==> flow/design.v <==
module RstGen(
    input           clk,
    input           asrst_n,
    output wire     srst_n
);
reg  asrst_n_d1, asrst_n_d2;
always @(posedge clk or negedge asrst_n) begin
    if (!asrst_n) begin
        asrst_n_d1 <= 1'b0;
        asrst_n_d2 <= 1'b0;
    end
    else begin
        asrst_n_d1 <= asrst_n;
        asrst_n_d2 <= asrst_n_d1;
    end
end
assign srst_n = asrst_n_d2;
endmodule
module RoundRobinArbiter(
    input wire clk,
    input wire asrst,            
    input wire en,
    input wire [2:0] req_vld,
    output reg [2:0] o_grant
);
reg [2:0] last_grant;            
always @(*) begin
    if (en)
        case (last_grant)
            'b001: begin
                if      (req_vld[1]) o_grant = 3'b010;
                else if (req_vld[2]) o_grant = 3'b100;
                else if (req_vld[0]) o_grant = 3'b001;
                else                 o_grant = 3'b000;
            end
            'b010: begin
                if      (req_vld[2]) o_grant = 3'b100;
                else if (req_vld[0]) o_grant = 3'b001;
                else if (req_vld[1]) o_grant = 3'b010;
                else                 o_grant = 3'b000;
            end
            'b100: begin
                if      (req_vld[0]) o_grant = 3'b001;
                else if (req_vld[1]) o_grant = 3'b010;
                else if (req_vld[2]) o_grant = 3'b100;
                else                 o_grant = 3'b000;
            end
            default: o_grant <= 3'b000;
        endcase
    else
        o_grant <= 3'b000;
end
always @(posedge clk or posedge asrst) begin
    if (asrst) last_grant <= 'b100;
    else if (en && (| req_vld)) begin
        last_grant <= o_grant;
    end
end
endmodule
module SyncFIFO #(
    parameter DEPTH = 192,
    parameter WIDTH = 8
)(
    input                           clk,
    input                           asrst,   
    input                           wren,    
    input           [WIDTH-1:0]     wrdata,  
    output   wire                   full,    
    input                           rden,    
    output   reg    [WIDTH-1:0]     rddata,  
    output   wire                   empty    
);
localparam ADDR_WIDTH = $clog2(DEPTH);       
reg  [WIDTH-1:0] mem [0:DEPTH-1];            
reg  [ADDR_WIDTH-1:0] wrptr;                 
reg  [ADDR_WIDTH-1:0] rdptr;
reg  [ADDR_WIDTH:0] cnt;                     
always @(posedge clk or posedge asrst) begin
    if (asrst) begin
        rdptr  <= 'd0;
        rddata <= 'd0;
    end 
    else if (rden && !empty) begin
        rddata <= mem[rdptr];
        if (rdptr < DEPTH - 1) 
            rdptr <= rdptr + 'd1;
        else rdptr <= 'd0;
    end
end
always @(posedge clk or posedge asrst) begin
    if (asrst) begin
        wrptr <= 'd0;
    end 
    else if (wren && !full) begin
        mem[wrptr] <= wrdata;
        if (wrptr < DEPTH - 1) 
            wrptr <= wrptr + 'd1;
        else wrptr <= 'd0;
    end
end
always @(posedge clk or posedge asrst) begin
    if (asrst) 
        cnt <= 'd0;
    else if ((wren && !full) && !(rden && !empty))
        cnt <= cnt + 'd1;
    else if (!(wren && !full) && (rden && !empty))
        cnt <= cnt - 'd1;
end
assign full = (cnt == DEPTH);
assign empty = (cnt == 0);
endmodule
module SyncFIFO_Bypass #(
    parameter   DEPTH = 8,
    parameter   WIDTH = 64
)(
    input                       CLK,
    input                       Reset,       
    input                       i_WrEn,      
    input       [WIDTH-1:0]     i_WrData,    
    output wire                 o_Valid,     
    output wire [WIDTH-1:0]     o_Data,
    input                       i_Grant,
    output wire                 o_Grant
);
wire                    fifo_wren, fifo_rden;
wire                    fifo_empty;
wire  [WIDTH-1:0]       fifo_wrdata, fifo_rddata;
reg   [WIDTH-1:0]       i_WrData_reg;        
reg                     i_Grant_reg;         
reg                     fifo_empty_reg;      
always @(posedge CLK) begin
    i_WrData_reg <= i_WrData;
    i_Grant_reg  <= i_Grant;
    fifo_empty_reg <= fifo_empty;
end
assign o_Valid = i_Grant_reg;
assign fifo_wren = (i_WrEn && i_Grant && fifo_empty) ? 0 : i_WrEn;
assign fifo_wrdata = i_WrData;
assign fifo_rden = i_Grant;
assign o_Grant = fifo_empty ? i_WrEn : 1;
assign o_Data  = (i_Grant_reg && fifo_empty_reg) ? i_WrData_reg : fifo_rddata;
SyncFIFO #(
    .DEPTH      ( DEPTH         ),
    .WIDTH      ( WIDTH         )
)u_SyncFIFO(
    .clk        ( CLK           ),
    .asrst      ( Reset         ),
    .wren       ( fifo_wren     ),
    .wrdata     ( fifo_wrdata   ),
    .full       (               ),
    .rden       ( fifo_rden     ),
    .rddata     ( fifo_rddata   ),
    .empty      ( fifo_empty    )
);
endmodule
module PassC #(
    parameter WIDTH = 8
)(
    input                       CLK,
    input                       Reset,       
    input                       i_WrEn,      
    input       [WIDTH-1:0]     i_WrData,    
    output reg                  o_Valid,     
    output reg  [WIDTH-1:0]     o_Data,
    input                       i_Grant,
    output wire                 o_Grant
);
assign o_Grant = i_WrEn;
always @(posedge CLK or posedge Reset) begin
    if (Reset)
        o_Valid <= 'd0;
    else
        o_Valid <= i_Grant;
end
always @(posedge CLK or posedge Reset) begin
    if (Reset)
        o_Data  <= 'd0;
    else if (i_Grant)
        o_Data  <= i_WrData;
end
endmodule
module ArbTop #(
    parameter   FIFO_DEPTH = 8,
    parameter   WIDTH = 64
)(
    input                       CLK,
    input                       ASynReset_N,
    input                       i_DataValid_A, i_DataValid_B, i_DataValid_C,
    input       [WIDTH-1:0]     i_DataIn_A,    i_DataIn_B,    i_DataIn_C,
    input                       i_DataGrant_D,
    output wire                 o_DataValid_D,
    output wire [WIDTH-1:0]     o_DataOut_D,
    output wire                 o_DataGrant_A, o_DataGrant_B, o_DataGrant_C
);
wire                SynReset_N;
wire  [2:0]         arb_req, arb_grant;
wire                PassA_DataVld, PassB_DataVld, PassC_DataVld;
wire  [WIDTH-1:0]   PassA_Data,    PassB_Data,    PassC_Data;
assign {o_DataGrant_C, o_DataGrant_B, o_DataGrant_A} = arb_grant;
assign o_DataValid_D = (PassA_DataVld || PassB_DataVld || PassC_DataVld);
assign o_DataOut_D = PassA_DataVld ? PassA_Data :
                     PassB_DataVld ? PassB_Data :
                     PassC_DataVld ? PassC_Data :
                     0;
RstGen u_RstGen(
    .clk        ( CLK           ),
    .asrst_n    ( ASynReset_N   ),
    .srst_n     ( SynReset_N    )
);
RoundRobinArbiter u_RoundRobinArbiter(
    .clk        ( CLK           ),
    .asrst      ( ~SynReset_N   ),
    .en         ( i_DataGrant_D ),
    .req_vld    ( arb_req       ),
    .o_grant    ( arb_grant     )
);
SyncFIFO_Bypass #(
    .DEPTH      ( FIFO_DEPTH    ),
    .WIDTH      ( WIDTH         )
) u_PassA (
    .CLK        ( CLK           ),
    .Reset      ( ~SynReset_N   ),
    .i_Grant    ( arb_grant[0]  ),
    .i_WrEn     ( i_DataValid_A ),
    .i_WrData   ( i_DataIn_A    ),
    .o_Grant    ( arb_req[0]    ),
    .o_Valid    ( PassA_DataVld ),
    .o_Data     ( PassA_Data    )
);
SyncFIFO_Bypass #(
    .DEPTH      ( FIFO_DEPTH    ),
    .WIDTH      ( WIDTH         )
) u_PassB (
    .CLK        ( CLK           ),
    .Reset      ( ~SynReset_N   ),
    .i_Grant    ( arb_grant[1]  ),
    .i_WrEn     ( i_DataValid_B ),
    .i_WrData   ( i_DataIn_B    ),
    .o_Grant    ( arb_req[1]    ),
    .o_Valid    ( PassB_DataVld ),
    .o_Data     ( PassB_Data    )
);
PassC #(
    .WIDTH      ( WIDTH         )
)u_PassC (
    .CLK        ( CLK           ),
    .Reset      ( ~SynReset_N   ),
    .i_Grant    ( arb_grant[2]  ),
    .i_WrEn     ( i_DataValid_C ),
    .i_WrData   ( i_DataIn_C    ),
    .o_Grant    ( arb_req[2]    ),
    .o_Valid    ( PassC_DataVld ),
    .o_Data     ( PassC_Data    )
);
endmodule
### Step by step through the tools: ArbTop

Tool output for the design above, in the order of the flow.
Lines are those of the file above, counted from 1.
Operators: Yosys type, input widths -> output width; for muxes data width and select width s.
Cell names lack the library's common part.
Not given: --

| inputs | value |
|---|---|
| design top | ArbTop |
| clock port | CLK |
| standard-cell library | sky130hd |
| timing corner | tt_025C_1v80 |

### After elaboration

Counts by Yosys on the flattened word-level netlist (proc, flatten, opt, wreduce). Print and check cells are left out. Cells with the same type and inputs are merged into one.

| bit counts | value |
|---|---|
| register bits after elaboration | 1374 |
| elaborated cells | 160 |

| cells by class | value |
|---|---|
| equality and inequality tests | 33 |
| add/subtract/negate cells | 8 |
| mux-type cells | 30 |
| reduce/logical cells | 50 |
| order comparisons | 4 |

Operator list:

| kind | count |
|---|---|
| $pmux 64 s8 | 2 |
| $mux 64 | 5 |
| $eq 3x3->1 const B | 17 |
| $reduce_and 3->1 | 16 |
| $mux 3 | 12 |
| $eq 3x2->1 const B | 9 |
| $mux 4 | 4 |
| $logic_and 1x1->1 | 15 |
| $eq 3x1->1 const B | 5 |
| $add 3x1->3 const B | 4 |
| $lt 3x3->1 const B | 4 |
| $logic_not 3->1 | 4 |
| $pmux 3 s3 | 1 |
| $logic_not 1->1 | 8 |
| $add 4x1->4 const B | 2 |
| $sub 4x1->4 const B | 2 |
| $eq 4x4->1 const B | 2 |
| $logic_not 4->1 | 2 |
| $mux 1 | 5 |
| $reduce_bool 2->1 | 2 |
| $reduce_or 3->1 | 1 |
| $logic_or 1x1->1 | 2 |
| $mux 2 | 1 |

### Logic depth

Longest topological path by Yosys (ltp), each cell counted once; first at word level (registers and memories cut), then after technology mapping (sequential cells cut; the memories' decode and read muxes count).

| depth | value |
|---|---|
| word-level depth | 15 |
| ABC_AREA | 0 |
| mapped depth | 15 |
| depth with buffers taken out | 11 |

### After synthesis

Source: synth_stat.txt of the flow (Yosys; design flattened, memories mapped). It holds for the ABC_AREA given above (unset counts as 0); a run with the other value may have another netlist.
The area totals of this step are shown rounded.

| synthesis totals | value |
|---|---|
| flip-flops | 1374 |
| synthesis area | 51850 µm² |
| cells in the netlist | 2997 |
| area of sequential cells | 38850 µm² |

Cell types:

| cell | count |
|---|---|
| edfxtp_1 | 1024 |
| dfrtp_1 | 217 |
| mux2_2 | 346 |
| dfxtp_1 | 132 |
| a22o_1 | 104 |
| a222oi_1 | 86 |
| a221oi_1 | 89 |
| a22oi_1 | 103 |
| mux2i_1 | 70 |
| clkbuf_1 | 159 |
| a21oi_1 | 114 |
| a221o_1 | 57 |
| mux2_4 | 26 |
| ha_1 | 28 |
| nor2_1 | 74 |
| nand2_1 | 72 |
| a31oi_1 | 41 |
| a211o_1 | 19 |

Other cell types: 47; their cells: 236.
By module: a second synthesis without flattening, with its own total; a netlist apart from the flattened one above.

| second synthesis, totals | value |
|---|---|
| cells (unflattened synthesis) | 3222 |
| area total of the unflattened synthesis | 53230 µm² |

Rows give one instance, submodules left out.

By module:

| module | cells | instances | area (µm²) | seq. area (µm²) |
|---|---|---|---|---|
| SyncFIFO | 1240 | 2 | 22040 | 17230 |
| SyncFIFO_Bypass | 139 | 2 | 2168 | 1321 |
| PassC (WIDTH=64) | 138 | 1 | 2715 | 1627 |
| ArbTop | 293 | 1 | 1738 | 0.0 |
| RoundRobinArbiter | 31 | 1 | 309.0 | 76.3 |
| RstGen | 2 | 1 | 50.0 | 50.0 |

### Path before layout

OpenSTA on the mapped netlist: ideal clock, no wires. The path of least setup slack (recovery checks aside). Input and output delay are each 20% of the period. Register names are those of the netlist, which keeps one name where synthesis merged equal registers.

| path after synthesis | value |
|---|---|
| path type | register to register |
| start | register u_RstGen.asrst_n_d2 |
| end | register u_PassA.u_SyncFIFO.mem[1][0] |
| data required time | 5.339 ns |
| delay of the path | 13.038 ns |
| path buffers | 0 |
| setup time | 0.661 ns |
| driving pins on the path | 3 |
| arrival | 12.377 ns |
| path slack | -7.038 ns |
| clock period | 6.0 ns |
| launch time at the first pin | 0.000 ns |
| synthesis period reached | 13.038 ns |

"delay of the path" = arrival - input delay + setup time.
"driving pins on the path" counts driving pins, that of a launching flip-flop among them; a cell with two outputs on the path counts twice.
"synthesis period reached" is the clock period less the worst setup slack; recovery checks do not enter. This is arithmetic on one report: input and output delays are still those of the set period (20% each).
Between the ends stands the longest chain of elaborated cells between them, by number of cells; it is not shown to be the way that was timed. Of several equally long chains one is given.
A line is the first line of the expression or statement that the cell stems from. Yosys adds cells for indexed reads and writes and turns some case tables into memories.

| on the way, after synthesis | value |
|---|---|
| path through | dfrtp_1 -> nand2_1 -> o41ai_1 |
| length of the longest elaborated chain | 1 |

RTL lines, path after synthesis:

| item | line | text |
|---|---|---|
| from (decl) | 6 | `reg  asrst_n_d1, asrst_n_d2;` |
| from (assign) | 10 | `asrst_n_d2 <= 1'b0;` |
| from (assign) | 14 | `asrst_n_d2 <= asrst_n_d1;` |
| $reduce_and 3->1 | -- |  |
| to (assign) | 95 | `mem[wrptr] <= wrdata;` |
| to (decl) | 74 | `reg  [WIDTH-1:0] mem [0:DEPTH-1];` |

### Timing after layout

Path of least setup slack in the final report of flow run A (OpenROAD, finished layout, wires in). Where an end is a register, its clock arrival counts in the times.

| path after layout | value |
|---|---|
| path type | register to output |
| start | register u_PassB.i_Grant_reg |
| end | output o_DataOut_D[60] |
| driving pins on the path | 5 |
| data required time | 3.94 ns |
| arrival | 3.47 ns |
| clock period | 4.93 ns |
| path buffers | 2 |
| launch time at the first pin | 0.76 ns |
| path slack | 0.47 ns |

Between the ends stands the longest chain of elaborated cells between them, by number of cells; it is not shown to be the way that was timed. Of several equally long chains one is given.

| on the way, after layout | value |
|---|---|
| path through | dfxtp_2 -> buf_4 -> a221oi_1 -> a21oi_1 -> clkdlybuf4s50_1 |
| length of the longest elaborated chain | 4 |

RTL lines, path after layout:

| item | line | text |
|---|---|---|
| from (decl) | 129 | `reg                     i_Grant_reg;` |
| from (assign) | 133 | `i_Grant_reg  <= i_Grant;` |
| $logic_and 1x1->1 | 141 | `assign o_Data  = (i_Grant_reg && fifo_empty_reg) ? i_WrData_reg : fifo_rddata;` |
| $mux 64 | 141 |  |
| $mux 64 | 202 | `PassB_DataVld ? PassB_Data :` |
| $mux 64 | 201 | `assign o_DataOut_D = PassA_DataVld ? PassA_Data :` |
| to (decl) | 192 | `output wire [WIDTH-1:0]     o_DataOut_D,` |

Appendix: measured runs

Measured results for ArbTop: 3 stored runs of the Yosys and OpenROAD flow on sky130hd. The settings differ; the order carries no meaning. The constraints put input and output delay at 20% of the set period each and load the outputs with 0.01 pF.
"clock period achieved" means the clock period less the worst setup slack. The figure is calculated, with input and output delays left at 20% of the set period.
By "time on the worst setup path" is meant the share of the clock period that the worst setup path is allowed (20% is reserved at inputs, 20% at outputs), minus its slack. Clock arrival times at its registers enter into it.
By "power consumption" is meant OpenSTA's value without simulated activity: inputs other than the clock are taken to toggle once in ten clock periods, and the tool carries that through the logic.
The measured numbers are rounded.
Among the settings, n/a means not set for that run.

| run | CORE_UTILIZATION | SETUP_SLACK_MARGIN | period_ns | CAP_MARGIN | CORE_MARGIN | SLEW_MARGIN | CELL_PAD_IN_SITES_GLOBAL_PLACEMENT | CORE_ASPECT_RATIO | CTS_CLUSTER_SIZE | GPL_TIMING_DRIVEN | HOLD_SLACK_MARGIN | MIN_ROUTING_LAYER | PLACE_DENSITY_LB_ADDON | TNS_END_PERCENT | chip area in the Yosys report (µm²) | die footprint (µm²) | std-cell area (final layout) (µm²) | utilization | smallest setup slack (ns) | setup TNS (ns) | power consumption (W) | clock period achieved (ns) | time on the worst setup path (ns) | critical path type |
|---|---|---|---|---|---|---|---|---|---|---|---|---|---|---|---|---|---|---|---|---|---|---|---|---|
| flow run A | 40 | -0.24 | 4.93 | 20 | 2 | 20 | n/a | n/a | n/a | n/a | n/a | n/a | n/a | n/a | 51850 | 132500 | 61460 | 0.476 | 0.471 | 0.000 | 0.02637 | 4.459 | 3.47 | register to output |
| flow run B | 40 | n/a | 4.93 | 20 | 2 | 20 | n/a | n/a | n/a | n/a | n/a | n/a | n/a | n/a | 51850 | 132500 | 61430 | 0.476 | 0.342 | 0.000 | 0.02613 | 4.588 | 3.60 | register to output |
| flow run C | 71 | 0.44 | 3.26 | 5 | 2 | 20 | 1 | 1.14 | 82 | 1 | -0.01 | met1 | 0.03 | 25 | 51850 | 75210 | 63320 | 0.878 | 0.104 | 0.000 | 0.04028 | 3.156 | 2.50 | register to output |
